==> flow/design.v <==
module processor(
input   clk,
input   rst,
input   inst_valid,
input   [63:0] p_rdata,
output  reg [31:0] p_wdata,
output  reg done
    );
parameter IDLE = 0;
parameter INST = 1;
parameter ADD  = 2;
parameter SUB  = 3;
parameter MUL  = 4;
parameter TRAN = 5;
parameter DET  = 6;
parameter DONE = 7;
reg [2:0] state,n_state;
reg [4:0] inst;
reg  [6:0] A_0,A_1,A_2,A_3,B_0,B_1,B_2,B_3;
always@(posedge clk or posedge rst) begin
    if(rst) begin
        state <= 0;
    end
    else begin
        state <= n_state;
    end
end
always@(*) begin
    case(state)
    IDLE:begin
        n_state =(inst_valid == 1)? INST : IDLE; 
    end
    INST:begin
        case(inst)
            5'b00001:   n_state = ADD;
            5'b00010:   n_state = SUB;
            5'b00100:   n_state = MUL;
            5'b01000:   n_state = TRAN;
            5'b10000:   n_state = DET;
            default:     n_state = IDLE;
        endcase
    end
    ADD:begin
        n_state = DONE;
    end
    SUB:begin
        n_state = DONE;
    end
    MUL:begin
        n_state = DONE;
    end
    TRAN:begin
        n_state = DONE;
    end
    DET:begin
        n_state = DONE;
    end
    DONE:begin
        n_state = IDLE;
    end
    default:begin
        n_state = IDLE;
    end
    endcase
end
always@(posedge clk) begin
    case(state)
    IDLE:begin
         p_wdata <= 0;
         done    <= 0;
         inst <= (inst_valid == 1)? p_rdata[60:56] : 5'd0;
         A_0  <= (inst_valid == 1)? p_rdata[6:0] : 7'd0;
         A_1  <= (inst_valid == 1)? p_rdata[13:7] : 7'd0;
         A_2  <= (inst_valid == 1)? p_rdata[20:14] : 7'd0;
         A_3  <= (inst_valid == 1)? p_rdata[27:21] : 7'd0;
         B_0  <= (inst_valid == 1)? p_rdata[34:28] : 7'd0;
         B_1  <= (inst_valid == 1)? p_rdata[41:35] : 7'd0;
         B_2  <= (inst_valid == 1)? p_rdata[48:42] : 7'd0;
         B_3  <= (inst_valid == 1)? p_rdata[55:49] : 7'd0;
    end
    INST:begin
    end
    ADD:begin
        p_wdata[6:0]   <= A_0 + B_0;
        p_wdata[13:7]  <= A_1 + B_1;
        p_wdata[20:14] <= A_2 + B_2;
        p_wdata[27:21] <= A_3 + B_3;
        p_wdata[31:28] <= 4'd0;
        done <= 1;
    end
    SUB:begin
        p_wdata[6:0]   <= A_0 - B_0;
        p_wdata[13:7]  <= A_1 - B_1;
        p_wdata[20:14] <= A_2 - B_2;
        p_wdata[27:21] <= A_3 - B_3;
        p_wdata[31:28] <= 4'd0;
        done <= 1;
    end
    MUL:begin
        p_wdata[6:0]     <= (A_0 * B_0) + (A_1 * B_2);
        p_wdata[13:7]    <= (A_0 * B_1) + (A_1 * B_3);
        p_wdata[20:14]   <= (A_2 * B_0) + (A_3 * B_2);
        p_wdata[27:21]   <= (A_2 * B_1) + (A_3 * B_3);
        p_wdata[31:28] <= 4'd0;
        done <= 1;
    end
    TRAN:begin
        p_wdata[6:0]     <= A_0;
        p_wdata[13:7]    <= A_2;
        p_wdata[20:14]   <= A_1;
        p_wdata[27:21]   <= A_3; 
        p_wdata[31:28] <= 4'd0;
        done <= 1;
    end
    DET:begin
        p_wdata[6:0]     <= (A_0 * A_3) - (A_1 * A_2);
        p_wdata[31:6] <= 25'd0;
        done <= 1;
    end
    DONE:begin
        done <= 0;
    end
    default:begin
        p_wdata <= 0;
        done    <= 0;
    end
    endcase
end
endmodule
module controller(
input clk,
input rst,
input done,
input  [31:0] p_wdata,
input  [31:0] b_rdata,
output reg [31:0] b_wdata,
output [63:0] p_rdata,
output reg [31:0] addr,
output reg inst_valid,
output reg [3:0] we,
output reg en
    );
parameter bram_base_addr   = 32'h00000000;  
parameter result_base_addr   =  32'h00000000 ; 
parameter RESET_1     = 0;
parameter RESET_2     = 1;
parameter IDLE      = 2;
parameter R_BEGIN_1 = 3;
parameter R_BEGIN_2 = 4;
parameter READ_1    = 5;
parameter READ_2    = 6;
parameter READ_3    = 7;
parameter READ_4    = 8;
parameter WAIT      = 9;
parameter WRITE_1   = 10;
parameter WRITE_2   = 11;
reg [31:0] data1,data2;
reg start;
reg [3:0]  state,n_state;
reg [31:0] counter_r,counter_w;
reg [31:0] count,count_goal;
assign   p_rdata = {data2,data1};
always@(posedge clk or posedge rst) begin
    if(rst) begin
        state <= RESET_1;
    end
    else begin
        state <= n_state;
    end
end
always@(*) begin
    case(state)
        RESET_1:begin
            n_state = RESET_2;
        end
        RESET_2:begin
            n_state = (count == count_goal)? IDLE : RESET_2;
        end
        IDLE:begin
            n_state = (start)? READ_1 : R_BEGIN_1;
        end
        R_BEGIN_1:begin
             n_state = R_BEGIN_2;
        end
        R_BEGIN_2:begin
             n_state = IDLE;
        end
        READ_1:begin
            n_state = READ_2;
        end
        READ_2:begin
            n_state = READ_3;
        end
        READ_3:begin
            n_state = READ_4;
        end
        READ_4:begin
            n_state = WAIT;
        end
        WAIT:begin
            n_state = (done)? WRITE_1 : WAIT;
        end
        WRITE_1:begin
            n_state = WRITE_2;
        end
        WRITE_2:begin
            n_state = IDLE;
        end 
        default: begin
            n_state = IDLE;
        end 
    endcase
end
always@(posedge clk) begin
    case(state)
        RESET_1:begin
            inst_valid <= 0;
            counter_r    <= 32'd4;
            counter_w    <= 32'd40;
            addr       <= 0;
            we         <= 4'h0;
            en         <= 0;
            start      <= 0;
            data1      <= 0;
            data2      <= 0;
            count      <= 0;
            count_goal <=15; 
            b_wdata    <= 0;
        end 
        RESET_2:begin
            en         <= (count == count_goal)? 1:0;
            count      <= (count == count_goal)? 0 : count +1;
        end
        IDLE:begin
            addr <= (start)? bram_base_addr + counter_r : bram_base_addr;
            we   <= 0;
        end
        R_BEGIN_1:begin
             addr <= addr;
        end
        R_BEGIN_2:begin
              start <= (b_rdata[31] == 1)? 1:0;
        end
        READ_1:begin
            addr <= addr;
            counter_r <= counter_r + 32'd4;
        end
        READ_2:begin
            data1  <= b_rdata;
            addr <= bram_base_addr + counter_r;
        end
        READ_3:begin
            addr <= addr;
            counter_r <= counter_r + 32'd4;
        end
        READ_4:begin
            data2  <= b_rdata;
            counter_r <= counter_r + 32'd4;
        end
        WAIT:begin
            inst_valid <= 1;
            b_wdata    <= (done == 1)? p_wdata : 0;
        end
        WRITE_1:begin
            inst_valid <= 0;
            addr <= result_base_addr + counter_w;
            we   <= 4'hf;
        end
        WRITE_2:begin
            counter_w    <= counter_w + 32'd4;
            we   <= 4'hf;
            start <= 0;
        end 
        default: begin
            inst_valid <= 0;
            counter_r    <= 32'd4;
            counter_w    <= 32'd40;
            addr       <= 0;
            we         <= 4'h0;
            en         <= 0;
            start      <= 0;
            data1      <= 0;
            data2      <= 0;
            count      <= 0;
            count_goal <=15; 
            b_wdata    <= 0;
        end 
    endcase
end
endmodule
`timescale 1ns / 1ps
module top(
input clk,
input rst,
input  [31:0] b_rdata,
output [31:0] b_wdata,
output [31:0] addr,
output [3:0] we,
output en,
output rstout
    );
wire inst_valid;
wire [63:0] p_rdata;
wire [31:0] p_wdata;
wire done;
assign rstout = ~rst;
processor po(
        .clk(clk),
        .rst(rstout),
        .inst_valid(inst_valid),
        .p_rdata(p_rdata),
        .p_wdata(p_wdata),
        .done(done)
    );
controller co(
        .clk(clk),
        .rst(rstout),
        .done(done),
        .p_wdata(p_wdata),
        .b_rdata(b_rdata),
        .b_wdata(b_wdata),   
        .p_rdata(p_rdata),
        .addr(addr),
        .inst_valid(inst_valid),
        .we(we),
        .en(en)
    );
endmodule
* Step by step through the tools: top
What the tools print for top, step after step.
Lines are those of the file above, counted from 1.
Library cell names are shortened.
The mark - stands for no value.
- Design top :: top
- Clock port :: clk
- Library :: sky130hd
- Library corner :: tt_025C_1v80

* Word level
Counts by Yosys on the flattened word-level netlist (proc, flatten, opt, wreduce; memories kept). Register bits leave out memories and registers merged into their read ports (data or address). Print and check cells are left out. Cells with the same type and inputs are merged into one.
- Add/subtract/negate cells :: 16
- $mul :: 10
- Divide/modulo/power cells :: 0
- Order comparisons :: 0
- Eq/ne operators :: 24
- Shift-type cells :: 0
- Mux-type cells :: 29
- Bitwise gates (word level) :: 1
- Reduce/logical cells :: 20
** Operators with widths (number)
- multiplier 7 x 7 -> 7 bit :: 8
- parallel mux 32 bit (select 2 bit) :: 5
- parallel mux 32 bit (select 4 bit) :: 1
- parallel mux 7 bit (select 5 bit) :: 3
- multiplier 7 x 7 -> 6 bit :: 2
- adder 32 x 3 -> 32 bit (second input constant) :: 2
- 2-to-1 mux 32 bit :: 2
- parallel mux 29 bit (select 2 bit) :: 1
- adder 7 bit :: 8
- OR reduction 10 bit :: 5
- parallel mux 4 bit (select 10 bit) :: 1
- parallel mux 6 bit (select 6 bit) :: 1
- adder 32 x 1 -> 32 bit (second input constant) :: 1
- == test 32 x 4 -> 1 bit (second input constant) :: 1
- subtractor 7 bit :: 4
- 2-to-1 mux 28 bit :: 1
- OR reduction 8 bit :: 3
- OR reduction 9 bit :: 2
- == test 4 x 3 -> 1 bit (second input constant) :: 4
- == test 4 bit (second input constant) :: 4
- parallel mux 3 bit (select 5 bit) :: 1
- == test 3 bit (second input constant) :: 4
- parallel mux 3 bit (select 4 bit) :: 1
- == test 4 x 2 -> 1 bit (second input constant) :: 2
- parallel mux 4 bit (select 2 bit) :: 1
- parallel mux 1 bit (select 2 bit) :: 4
- OR reduction 2 bit :: 3
- == test 3 x 2 -> 1 bit (second input constant) :: 2
Other operator kinds: 20; their cells: 23.
- Register bits after elaboration :: 325
- Latch bits :: 0
- Memory bits (writable) :: 0
- Bits in read-only memories :: 0
- Clocked read ports x word width :: 0
- Memories kept :: 0
- Input bits :: 34
- Output and inout bits :: 70
- Word-level cells :: 125

* Logic depth
Depth = most cells in a row (Yosys ltp): at word level without a register or memory, in the mapped netlist without a sequential cell, where the memories' decode and read muxes count.
- Depth in word-level cells :: 3
- ABC_AREA :: 0
- Depth in mapped cells :: 21
- Mapped depth without buffers :: 20

* Netlist
Source: synth_stat.txt of the flow (Yosys; design flattened, memories mapped). It holds for the ABC_AREA given above (unset counts as 0); a run with the other value may have another netlist.
- Cell count :: 2020
- Mapped area :: 0.0222313 mm^2
- Sequential area :: 0.0096618 mm^2
- Flip-flop cells :: 325
** Cell types (number)
- edfxtp_1 :: 305
- ha_1 :: 162
- fa_1 :: 101
- and2_1 :: 271
- xnor2_1 :: 165
- xor2_1 :: 78
- inv_1 :: 173
- nand2_1 :: 162
- dfrtp_1 :: 18
- nor2_1 :: 120
- clkbuf_1 :: 72
- a22o_1 :: 30
- and3_1 :: 41
- a21oi_1 :: 39
- a21o_1 :: 23
- o21ai_0 :: 34
- nand3_1 :: 33
- xnor3_1 :: 7
Not listed: further types 40, cells in them 186.
By module: a second synthesis without flattening, with its own total; a netlist apart from the flattened one above.
- Cells (unflattened synthesis) :: 2104
- Area total of the unflattened synthesis :: 0.0229157 mm^2
Each row is one instance without its submodules.
** By module
- processor :: times used 1, cells 1283, area 0.0123606 mm^2, seq. area 0.002904 mm^2
- controller :: times used 1, cells 820, area 0.0105514 mm^2, seq. area 0.0069679 mm^2
- top :: times used 1, cells 1, area 0.0000038 mm^2, seq. area 0 mm^2

* Worst setup path after synthesis
OpenSTA on the mapped netlist: ideal clock, no wires. The path of least setup slack (recovery checks aside). Input and output delay are each 20% of the period. Register names are those of the netlist, which keeps one name where synthesis merged equal registers.
- Path type :: reg2reg
- From :: register po.A_0[1]
- To :: register po.p_wdata[6]
- Period :: 6.0 ns
- Library setup time :: 0.268 ns
- Launch time at the first pin :: 0.000 ns
- Arrival time :: 5.281 ns
- Data required time :: 5.732 ns
- Setup slack :: 0.450 ns
- Path delay :: 5.549 ns
- Driving pins on the path :: 21
- Period reached after synthesis :: 5.55 ns
"path delay" is the arrival time less input delay plus setup time.
"driving pins on the path": output pins that drive a net of the path, with the launching flip-flop's if there is one; two outputs of one cell count as two.
"period reached after synthesis" = period - worst setup slack (recovery checks aside). The figure is calculated, with input and output delays left at 20% of the set period.
The rows between start and end are the longest chain of elaborated cells between them; the timing report does not say that the signal goes this way. Where chains are equally long, one stands for them.
A line is the first line of the expression or statement that the cell stems from. Yosys adds cells for indexed reads and writes and turns some case tables into memories.
A register here has more assigning lines than the two given.
- Path through :: edfxtp_1 clkbuf_1 and2_1 fa_1 inv_1 fa_1 inv_1 fa_1 inv_1 fa_1 inv_1 fa_1 fa_1 ha_1 o21ai_0 o21bai_1 a21oi_1 xnor3_1 xor2_1 nand2_1 a22oi_1
- Length of the longest elaborated chain :: 3
- Elaborated cells on any way between the ends :: 5
- Source lines of those cells :: 4
** Ends and longest elaborated chain, after synthesis
- from (decl) :: line 19 : reg  [6:0] A_0,A_1,A_2,A_3,B_0,B_1,B_2,B_3;
- from (assign) :: line 72 : A_0  <= (inst_valid == 1)? p_rdata[6:0] : 7'd0;
- multiplier 7 x 7 -> 7 bit :: line 100 : p_wdata[6:0]     <= (A_0 * B_0) + (A_1 * B_2);
- adder 7 bit :: line 100
- parallel mux 1 bit (select 5 bit) :: line 67 : case(state)
- to (assign) :: line 84 : p_wdata[6:0]   <= A_0 + B_0;
- to (assign) :: line 92 : p_wdata[6:0]   <= A_0 - B_0;
- to (decl) :: line 6 : output  reg [31:0] p_wdata,

* Worst path after layout
From the final timing report of job 1: the path of least setup slack in the routed layout; clock arrival at registers is part of the times.
- Path type :: reg2reg
- From :: register po.A_0[2]
- To :: register po.p_wdata[6]
- Period :: 6.0 ns
- Library setup time :: 0.15 ns
- Launch time at the first pin :: 0.54 ns
- Arrival time :: 5.85 ns
- Data required time :: 6.40 ns
- Setup slack :: 0.54 ns
- Driving pins on the path :: 20
The rows between start and end are the longest chain of elaborated cells between them; the timing report does not say that the signal goes this way. Where chains are equally long, one stands for them.
A register here has more assigning lines than the two given.
- Path through :: edfxtp_1 ha_2 fa_1 inv_1 fa_1 inv_1 fa_1 inv_1 fa_1 inv_1 fa_1 fa_1 ha_1 o21ai_0 o21bai_1 a21oi_1 xnor3_1 xor2_2 nand2_1 a22oi_1
- Length of the longest elaborated chain :: 3
- Elaborated cells on any way between the ends :: 5
- Source lines of those cells :: 4
** Ends and longest elaborated chain, post-layout
- from (decl) :: line 19 : reg  [6:0] A_0,A_1,A_2,A_3,B_0,B_1,B_2,B_3;
- from (assign) :: line 72 : A_0  <= (inst_valid == 1)? p_rdata[6:0] : 7'd0;
- multiplier 7 x 7 -> 7 bit :: line 100 : p_wdata[6:0]     <= (A_0 * B_0) + (A_1 * B_2);
- adder 7 bit :: line 100
- parallel mux 1 bit (select 5 bit) :: line 67 : case(state)
- to (assign) :: line 84 : p_wdata[6:0]   <= A_0 + B_0;
- to (assign) :: line 92 : p_wdata[6:0]   <= A_0 - B_0;
- to (decl) :: line 6 : output  reg [31:0] p_wdata,

Add stored flow runs of top

Record of 2 stored runs of the RTL-to-layout flow on top, platform sky130hd. The runs are unordered. Constraints: input delay and output delay 20% of the set period each, output load 0.01 pF.
"achieved clock period" means the clock period less the worst setup slack. The figure is calculated, with input and output delays left at 20% of the set period.
"time on the worst setup path" is the time allowed to the run's worst setup path (the clock period less input and output delay, where it has them) less its slack. Clock arrival times count: a late capture clock shortens it, a late launch clock lengthens it.
"total power after layout" rests on the timing tool's default activity at the inputs, not on a simulated workload.

* Job 1
** Files
==> flow/run.sh <==
#!/bin/bash
# the make line also repeats the synthesis and layout settings of config.mk as NAME=value (left out here)
make -C /OpenROAD-flow-scripts/flow DESIGN_CONFIG=/design/flow/config.mk WORK_HOME=/design/flow/orfs CLKGATE_MAP_FILE= finish
==> flow/config.mk <==
export PLATFORM = sky130hd
export DESIGN_NAME = top
export DESIGN_NICKNAME = top
export VERILOG_FILES = /design/flow/design.v
export SDC_FILE = /design/flow/constraint.sdc
export NUM_CORES = 4
export LEC_CHECK = 0
export CAP_MARGIN = 15
export CELL_PAD_IN_SITES_GLOBAL_PLACEMENT = 0
export CORE_ASPECT_RATIO = 1.76
export CORE_MARGIN = 9
export CORE_UTILIZATION = 22
export CTS_CLUSTER_SIZE = 64
export HOLD_SLACK_MARGIN = -0.03
export MAX_ROUTING_LAYER = met4
export SETUP_SLACK_MARGIN = 0.35
export SLEW_MARGIN = 20
==> flow/constraint.sdc <==
create_clock -name core_clock -period 6.0 [get_ports {clk}]
set_input_delay 1.2000 -clock core_clock [delete_from_list [all_inputs] [get_ports {clk}]]
set_output_delay 1.2000 -clock core_clock [all_outputs]
set_load 0.01 [all_outputs]
** Results
- Worst hold slack in the final report :: 0.431 ns
- Utilization of the finished layout :: 0.263
- Standard-cell area after routing :: 0.0263803 mm^2
- Cell area after synthesis :: 0.0222313 mm^2
- Worst setup slack after layout :: 0.542 ns
- Time on the worst setup path :: 5.46 ns
- Type of the worst setup path :: reg2reg
- Achieved clock period :: 5.458 ns
- Die outline area :: 0.113278 mm^2
- Final setup TNS :: 0.000 ns
- Total power after layout :: 5273 uW

* Job 2
** Files
==> flow/run.sh <==
#!/bin/bash
# the make line also repeats the synthesis and layout settings of config.mk as NAME=value (left out here)
make -C /OpenROAD-flow-scripts/flow DESIGN_CONFIG=/design/flow/config.mk WORK_HOME=/design/flow/orfs CLKGATE_MAP_FILE= finish
==> flow/config.mk <==
export PLATFORM = sky130hd
export DESIGN_NAME = top
export DESIGN_NICKNAME = top
export VERILOG_FILES = /design/flow/design.v
export SDC_FILE = /design/flow/constraint.sdc
export NUM_CORES = 4
export LEC_CHECK = 0
export CAP_MARGIN = 25
export CORE_ASPECT_RATIO = 0.85
export CORE_MARGIN = 2
export CORE_UTILIZATION = 18
export CTS_CLUSTER_DIAMETER = 389
export CTS_CLUSTER_SIZE = 24
export MAX_ROUTING_LAYER = met4
export SLEW_MARGIN = 5
==> flow/constraint.sdc <==
create_clock -name core_clock -period 8.1 [get_ports {clk}]
set_input_delay 1.6200 -clock core_clock [delete_from_list [all_inputs] [get_ports {clk}]]
set_output_delay 1.6200 -clock core_clock [all_outputs]
set_load 0.01 [all_outputs]
** Results
- Worst hold slack in the final report :: 0.446 ns
- Utilization of the finished layout :: 0.21
- Standard-cell area after routing :: 0.0257284 mm^2
- Cell area after synthesis :: 0.0222313 mm^2
- Worst setup slack after layout :: 2.051 ns
- Time on the worst setup path :: 6.05 ns
- Type of the worst setup path :: reg2reg
- Achieved clock period :: 6.049 ns
- Die outline area :: 0.126343 mm^2
- Final setup TNS :: 0.000 ns
- Total power after layout :: 3207 uW
